==> flow/design.v <==
module apb_master #(
    parameter DATA_WD = 8,
    parameter ADDR_WD = 8
) (
    input                         clk,
    input                         rst_n,
    input [DATA_WD + ADDR_WD : 0] cmd_in,
    input                         cmd_vld,
    input [DATA_WD - 1 : 0]       prdata,
    input                         pready,
    output                        cmd_rdy,
    output                        psel,
    output                        penable,
    output                        pwrite,
    output [ADDR_WD - 1 : 0]      paddr,
    output [DATA_WD - 1 : 0]      pwdata,
    output                        read_vld,
    output [DATA_WD - 1 : 0]      read_data
);
localparam [1:0] IDLE = 2'b00;
localparam [1:0] SETUP = 2'b01;
localparam [1:0] ACCESS = 2'b11;
reg [1:0] state,next_state;
reg r_psel,r_penable;
assign psel = r_psel;
assign penable = r_penable;
reg [DATA_WD + ADDR_WD : 0] r_cmd_in;
wire cmd_fire;
assign cmd_fire = cmd_vld && cmd_rdy;
assign cmd_rdy = state == IDLE;
always @(posedge clk or negedge rst_n) begin
    if(!rst_n) begin
        state <= IDLE;
    end
    else begin
        state <= next_state;
    end
end
always @(*) begin
    case(state)
        IDLE: begin
            if(cmd_fire) begin
                next_state = SETUP;
            end
            else begin
                next_state = IDLE;
            end
        end
        SETUP: begin
            next_state = ACCESS;
        end
        ACCESS: begin
            if(pready) begin
                next_state = IDLE;
            end
            else begin
                next_state = ACCESS;
            end
        end
        default: begin
            next_state = IDLE;
        end
    endcase
end
always @(*) begin
    r_psel = 'b0;
    r_penable = 'b0;
    case(state)
        IDLE: begin
        end
        SETUP: begin
            r_psel = 1'b1;
        end
        ACCESS: begin
            r_psel = 1'b1;
            r_penable = 1'b1;
        end
        default: begin
        end
    endcase
end
always @(posedge clk or negedge rst_n) begin
    if(!rst_n) begin
        r_cmd_in <= 'b0;
    end
    else if(cmd_fire) begin
        r_cmd_in <= cmd_in;
    end
end
assign paddr  = r_cmd_in[DATA_WD + ADDR_WD - 1 : DATA_WD];
assign pwdata = r_cmd_in[DATA_WD - 1 : 0];
assign pwrite = r_cmd_in[DATA_WD + ADDR_WD];
assign read_data = prdata;
assign read_vld = ~pwrite && pready;
endmodule
module apb_slave #(
    parameter DATA_WD = 8,
    parameter ADDR_WD = 8 
) (
    input                    clk,
    input                    rst_n,
    input                    psel,
    input                    penable,
    input                    pwrite,
    input  [ADDR_WD - 1 : 0] paddr,
    input  [DATA_WD - 1 : 0] pwdata,
    output [DATA_WD - 1 : 0] prdata,
    output                   pready
);
localparam ADDR_MAX = (1 << ADDR_WD);
reg [DATA_WD - 1 : 0] mem [ADDR_MAX - 1 : 0];
localparam [1:0] IDLE = 2'b00;
localparam [1:0] SETUP = 2'b01;
localparam [1:0] ACCESS = 2'b11; 
reg [1:0] state,next_state;
wire apb_fire;
assign apb_fire = psel && penable && pready;
always @(posedge clk or negedge rst_n) begin
    if(!rst_n) begin
        state <= IDLE;
    end
    else begin
        state <= next_state;
    end
end
always @(*) begin
    case(state) 
        IDLE: begin
            if(psel) begin
                next_state = SETUP;
            end
            else begin
                next_state = IDLE;
            end
        end
        SETUP: begin
            next_state = ACCESS;
        end
        ACCESS: begin
            if(!pready) begin
                next_state = ACCESS;
            end
            else if(psel) begin
                next_state = SETUP;
            end
            else begin
                next_state = IDLE;
            end
        end
        default: begin
            next_state = IDLE;
        end
    endcase
end
reg r_pready;
assign pready = r_pready;
always @(*) begin
    case(state)
        IDLE: begin
            r_pready = 1'b0;            
        end 
        SETUP: begin
            r_pready = 1'b0;            
        end
        ACCESS: begin
            if(psel && penable) begin
                r_pready = 1'b1;
            end
            else begin
                r_pready = 1'b0;
            end
        end
        default: begin
            r_pready = 1'b0;
        end
    endcase
end
always @(posedge clk) begin
    if(apb_fire && pwrite) begin
        mem[paddr] <= pwdata;
    end
end
assign prdata = mem[paddr];
endmodule
module apb_top #(
    parameter DATA_WD = 8,
    parameter ADDR_WD = 8 
) (
    input                         clk,
    input                         rst_n,
    input [DATA_WD + ADDR_WD : 0] cmd_in,
    input                         cmd_vld,
    output                        cmd_rdy,
    output                        read_vld,
    output [DATA_WD - 1 : 0]      read_data
);
    wire psel,penable,pwrite,pready;
    wire [DATA_WD - 1 : 0] pwdata;
    wire [ADDR_WD - 1 : 0] paddr;
    wire [DATA_WD - 1 : 0] prdata;
   apb_master  #(
              .DATA_WD(DATA_WD),
              .ADDR_WD(ADDR_WD)
            )u_apb_master(
              .clk(clk),
              .rst_n(rst_n),
              .cmd_in(cmd_in),
              .cmd_vld(cmd_vld),
              .prdata(prdata),
              .pready(pready),
              .cmd_rdy(cmd_rdy),
              .psel(psel),
              .penable(penable),
              .pwrite(pwrite),
              .paddr(paddr),
              .pwdata(pwdata),
              .read_vld(read_vld),
              .read_data(read_data)
            );
   apb_slave  #(
             .DATA_WD(DATA_WD),
             .ADDR_WD(ADDR_WD)
           )u_apb_slave(
             .clk(clk),
             .rst_n(rst_n),
             .psel(psel),
             .penable(penable),
             .pwrite(pwrite),
             .paddr(paddr),
             .pwdata(pwdata),
             .prdata(prdata),
             .pready(pready)
           );
endmodule
Reports on apb_top --
Module apb_top before and after one edit of its RTL, step after step. "unedited" refers to lines of the RTL above, "edited" to lines of the edited file. "difference": "edited" minus "unedited" as printed here. "rel. change": 100 x difference / "unedited". Cell names lack the library's common part. Not given: --
Set-up: design top apb_top, clock input clk, standard-cell library sky130hd, corner tt_025C_1v80

Diff --
The edit as a unified diff against the file above. A script made this edit. It changes what the design does and was not meant as an optimisation.
begin of diff
@@ -177,5 +177,5 @@
 end
 always @(posedge clk) begin
-    if(apb_fire && pwrite) begin
+    if(apb_fire || pwrite) begin
         mem[paddr] <= pwdata;
     end
end of diff

Elaborated design --
Yosys after proc, flatten, opt, wreduce and memory -nomap, before mapping. Enables and synchronous resets that opt folds into registers are not counted as muxes. Memory bits, and registers merged into a memory's read port (data or address), are not among the register bits. Print and check cells are not counted. Equal cells are merged and count once. Yosys's memory passes give these memory sizes; they may raise the number of words (mostly to a power of two), join words into wider ones and drop unused or constant bits.
Cells by class:
- equal/unequal tests | unedited 4, edited 4, difference 0, rel. change 0.00%
- mux-type cells | unedited 13, edited 13, difference 0, rel. change 0.00%
- bitwise operators | unedited 1, edited 1, difference 0, rel. change 0.00%
- reductions and logical operators | unedited 8, edited 8, difference 0, rel. change 0.00%
Operators by type and width:
- 1-bit logical AND | unedited 5, edited 4, difference -1, rel. change -20.00%
- 1-bit logical OR | unedited 0, edited 1, difference +1
Unchanged operator kinds not shown: 9.
Word-level totals:
- register bits after elaboration | unedited 21, edited 21, difference 0, rel. change 0.00%
- memory bits (writable) | unedited 2048, edited 2048, difference 0, rel. change 0.00%
- memories kept | unedited 1, edited 1, difference 0, rel. change 0.00%
- input bits | unedited 20, edited 20, difference 0, rel. change 0.00%
- output and inout bits | unedited 10, edited 10, difference 0, rel. change 0.00%
- cells after elaboration | unedited 30, edited 30, difference 0, rel. change 0.00%
Memory list:
- words x width with read and write ports | unedited u_apb_slave.mem 256x8 r1 w1, edited u_apb_slave.mem 256x8 r1 w1

Logic depth --
Yosys ltp: most cells in a row. Word level: on the elaborated netlist, between registers, memories and ports. Mapped: between sequential cells and ports; inverters and the memories' decode and read muxes count.
Logic depth:
- depth in word-level cells | unedited 9, edited 9, difference 0, rel. change 0.00%
- ABC_AREA | unedited 0, edited 0
- depth in mapped cells | unedited 9, edited 9, difference 0, rel. change 0.00%
- mapped depth without buffers | unedited 5, edited 5, difference 0, rel. change 0.00%

Netlist --
The flow's flattened synthesis, as Yosys stat reports it; memories are mapped. The netlist is that of the ABC_AREA named above (0 if unset); the other value can give another one.
Cells by type:
- clkbuf_1 | unedited 151, edited 137, difference -14, rel. change -9.27%
- buf_1 | unedited 16, edited 25, difference +9, rel. change +56.25%
- buf_4 | unedited 12, edited 16, difference +4, rel. change +33.33%
- buf_6 | unedited 8, edited 11, difference +3, rel. change +37.50%
- nor2_1 | unedited 264, edited 262, difference -2, rel. change -0.76%
- nor3b_1 | unedited 1, edited 3, difference +2, rel. change +200.00%
- a21oi_1 | unedited 129, edited 130, difference +1, rel. change +0.78%
- buf_2 | unedited 39, edited 38, difference -1, rel. change -2.56%
- nand2_1 | unedited 32, edited 31, difference -1, rel. change -3.12%
- mux2_2 | unedited 16, edited 17, difference +1, rel. change +6.25%
- nand4_1 | unedited 9, edited 8, difference -1, rel. change -11.11%
- nand3_1 | unedited 5, edited 4, difference -1, rel. change -20.00%
- inv_1 | unedited 4, edited 3, difference -1, rel. change -25.00%
- nor3_1 | unedited 2, edited 1, difference -1, rel. change -50.00%
- o21ai_0 | unedited 2, edited 1, difference -1, rel. change -50.00%
- and3b_1 | unedited 0, edited 1, difference +1
Unchanged cell types not shown: 12.
Synthesis totals:
- cells in the netlist | unedited 3574, edited 3572, difference -2, rel. change -0.06%
- mapped area (um2) | unedited 78957.0, edited 79000.8, difference +43.8, rel. change +0.06%
- area of sequential cells (um2) | unedited 62077.0, edited 62077.0, difference 0.0, rel. change 0.00%
- flip-flops | unedited 2071, edited 2071, difference 0, rel. change 0.00%
- buffers | unedited 226, edited 227, difference +1, rel. change +0.44%
By module: a second synthesis without flattening, with its own total; a netlist apart from the flattened one above.
Second synthesis, totals:
- cells (unflattened synthesis) | unedited 3581, edited 3589, difference +8, rel. change +0.22%
- area (unflattened synthesis) (um2) | unedited 79047.1, edited 79160.9, difference +113.8, rel. change +0.14%
Rows give one instance, submodules left out.
Modules, unedited:
- apb_slave | instances 1, cells 3526, area 78196.2 um2, sequential area 61575.3 um2
- apb_master | instances 1, cells 55, area 850.8 um2, sequential area 501.7 um2
- apb_top | instances 1, cells 0, area 0.0 um2, sequential area 0.0 um2
Modules, edited:
- apb_slave | instances 1, cells 3534, area 78310.1 um2, sequential area 61575.3 um2
- apb_master | instances 1, cells 55, area 850.8 um2, sequential area 501.7 um2
- apb_top | instances 1, cells 0, area 0.0 um2, sequential area 0.0 um2

Timing after synthesis --
Source: OpenSTA report_checks on the synthesized netlist (no wires, ideal clock, input and output delay 20% of the period each), path of least setup slack; recovery checks are left aside. Register names are those of the netlist, which keeps one name where synthesis merged equal registers.
Timing post-synthesis:
- path kind | unedited reg2reg, edited reg2reg
- start | unedited register u_apb_master.r_cmd_in[0], edited register u_apb_master.r_cmd_in[0]
- end | unedited memory u_apb_slave.mem[0][0], edited memory u_apb_slave.mem[0][0]
- period (ps) | unedited 6000, edited 6000, difference 0, rel. change 0.00%
- setup time (ps) | unedited 803, edited 803, difference 0
- time at the first pin (ps) | unedited 0, edited 0, difference 0
- arrival (ps) | unedited 3179, edited 3179, difference 0, rel. change 0.00%
- data required time (ps) | unedited 5197, edited 5197, difference 0, rel. change 0.00%
- path slack (ps) | unedited 2018, edited 2018, difference 0
- path delay (ps) | unedited 3982, edited 3982, difference 0, rel. change 0.00%
- stages on the path | unedited 1, edited 1, difference 0, rel. change 0.00%
- buffers on the path | unedited 0, edited 0, difference 0
- synthesis period reached (ps) | unedited 3982, edited 3982, difference 0, rel. change 0.00%
"path delay" = arrival - input delay + setup time. "stages on the path": output pins that drive a net of the path, with the launching flip-flop's if there is one; two outputs of one cell count as two. "synthesis period reached" = period - worst setup slack (recovery checks aside). The figure is calculated, with input and output delays left at 20% of the set period. Between the ends stands the longest chain of elaborated cells between them, by number of cells; it is not shown to be the way that was timed. Of several equally long chains one is given. A line is the first line of the expression or statement that the cell stems from. Yosys adds cells for indexed reads and writes and turns some case tables into memories.
Between the ends, post-synthesis, unedited: cell sequence dfrtp_1, length of the longest elaborated chain 1, elaborated cells on any way between the ends 1, source lines of those cells 1, those cells by class mux: 1
Ends and longest elaborated chain, post-synthesis, unedited:
- start, declared | RTL line 27 | reg [DATA_WD + ADDR_WD : 0] r_cmd_in;
- start, assigned | RTL line 84 | r_cmd_in <= 'b0;
- start, assigned | RTL line 87 | r_cmd_in <= cmd_in;
- 8-bit 2-to-1 mux | RTL line 179 | if(apb_fire && pwrite) begin
- end, declared | RTL line 111 | reg [DATA_WD - 1 : 0] mem [ADDR_MAX - 1 : 0];
Between the ends, post-synthesis, edited: cell sequence dfrtp_1, length of the longest elaborated chain 1, elaborated cells on any way between the ends 1, source lines of those cells 1, those cells by class mux: 1
Ends and longest elaborated chain, post-synthesis, edited:
- start, declared | RTL line 27 | reg [DATA_WD + ADDR_WD : 0] r_cmd_in;
- start, assigned | RTL line 84 | r_cmd_in <= 'b0;
- start, assigned | RTL line 87 | r_cmd_in <= cmd_in;
- 8-bit 2-to-1 mux | RTL line 179 | if(apb_fire || pwrite) begin
- end, declared | RTL line 111 | reg [DATA_WD - 1 : 0] mem [ADDR_MAX - 1 : 0];

Path in the finished layout --
Path of least setup slack in the final report of each run of pair 1 (OpenROAD, finished layout, wires in). Where an end is a register, its clock arrival counts in the times. The report prints the path's times to 10 ps; the period is as set.
Timing post-layout:
- path kind | unedited reg2out, edited reg2out
- start | unedited register u_apb_master.r_cmd_in[9], edited register u_apb_master.r_cmd_in[8]
- end | unedited output port read_data[3], edited output port read_data[1]
- period (ps) | unedited 5960, edited 5960, difference 0, rel. change 0.00%
- output delay (ps) | unedited 1190, edited 1190, difference 0, rel. change 0.00%
- time at the first pin (ps) | unedited 810, edited 830, difference +20, rel. change +2.47%
- arrival (ps) | unedited 4750, edited 4620, difference -130, rel. change -2.74%
- data required time (ps) | unedited 4770, edited 4770, difference 0, rel. change 0.00%
- path slack (ps) | unedited 20, edited 140, difference +120
- stages on the path | unedited 9, edited 12, difference +3, rel. change +33.33%
- buffers on the path | unedited 3, edited 6, difference +3, rel. change +100.00%
Between the ends stands the longest chain of elaborated cells between them, by number of cells; it is not shown to be the way that was timed. Of several equally long chains one is given. The chain passes a memory read, where the word-level depth is cut; so it can be longer than that depth.
Between the ends, post-layout, unedited: cell sequence dfrtp_4 buf_12 buf_4 mux4_2 a22oi_1 a21oi_1 o41ai_1 nand4_1 clkdlybuf4s50_1, length of the longest elaborated chain 1, elaborated cells on any way between the ends 1, source lines of those cells 1, those cells by class memory: 1
Ends and longest elaborated chain, post-layout, unedited:
- start, declared | RTL line 27 | reg [DATA_WD + ADDR_WD : 0] r_cmd_in;
- start, assigned | RTL line 84 | r_cmd_in <= 'b0;
- start, assigned | RTL line 87 | r_cmd_in <= cmd_in;
- memory read 256 x 8 bit | RTL line 111 | reg [DATA_WD - 1 : 0] mem [ADDR_MAX - 1 : 0];
- end, declared | RTL line 195 | output [DATA_WD - 1 : 0]      read_data
Between the ends, post-layout, edited: cell sequence dfrtp_4 buf_12 buf_12 buf_12 buf_4 mux4_2 a22oi_1 a21oi_1 o41ai_2 buf_4 nand4_1 clkdlybuf4s50_1, length of the longest elaborated chain 1, elaborated cells on any way between the ends 1, source lines of those cells 1, those cells by class memory: 1
Ends and longest elaborated chain, post-layout, edited:
- start, declared | RTL line 27 | reg [DATA_WD + ADDR_WD : 0] r_cmd_in;
- start, assigned | RTL line 84 | r_cmd_in <= 'b0;
- start, assigned | RTL line 87 | r_cmd_in <= cmd_in;
- memory read 256 x 8 bit | RTL line 111 | reg [DATA_WD - 1 : 0] mem [ADDR_MAX - 1 : 0];
- end, declared | RTL line 195 | output [DATA_WD - 1 : 0]      read_data

Layout results --
Both versions went through the flow (Yosys, OpenROAD) with the same settings in each pair. Constraints: input delay and output delay 20% of the set period each, output load 0.01 pF.
Flow settings, pair 1: CORE_UTILIZATION 45, PLACE_DENSITY 0.6, period_ns 5.96, CAP_MARGIN 20, CORE_MARGIN 2, SLEW_MARGIN 20
Final reports, pair 1:
- netlist area reported by Yosys (um2) | unedited 78957.0, edited 79000.8, difference +43.8, rel. change +0.06%
- total die area (um2) | unedited 178827.0, edited 178925.0, difference +98.0, rel. change +0.05%
- standard-cell area after layout (um2) | unedited 89345.7, edited 89211.8, difference -133.9, rel. change -0.15%
- lowest setup slack (ps) | unedited 21, edited 144, difference +123
- total design power (mW) | unedited 31.598, edited 31.775, difference +0.177, rel. change +0.56%
Flow settings, pair 2: ABC_AREA 0, CAP_MARGIN 20, CELL_PAD_IN_SITES_DETAIL_PLACEMENT 1, CORE_ASPECT_RATIO 1.66, CORE_UTILIZATION 26, CTS_CLUSTER_SIZE 94, GPL_TIMING_DRIVEN 1, HOLD_SLACK_MARGIN 0.28, MAX_ROUTING_LAYER met5, PLACE_DENSITY 0.95, SETUP_SLACK_MARGIN 1.12, SLEW_MARGIN 5, period_ns 5.27, CORE_MARGIN 2
Final reports, pair 2:
- netlist area reported by Yosys (um2) | unedited 78957.0, edited 79000.8, difference +43.8, rel. change +0.06%
- total die area (um2) | unedited 308247.0, edited 308419.0, difference +172.0, rel. change +0.06%
- standard-cell area after layout (um2) | unedited 93592.3, edited 93392.1, difference -200.2, rel. change -0.21%
- lowest setup slack (ps) | unedited -792, edited -1806, difference -1014
- total design power (mW) | unedited 37.240, edited 37.825, difference +0.585, rel. change +1.57%
"total design power" rests on the timing tool's default activity at the inputs, not on a simulated workload.
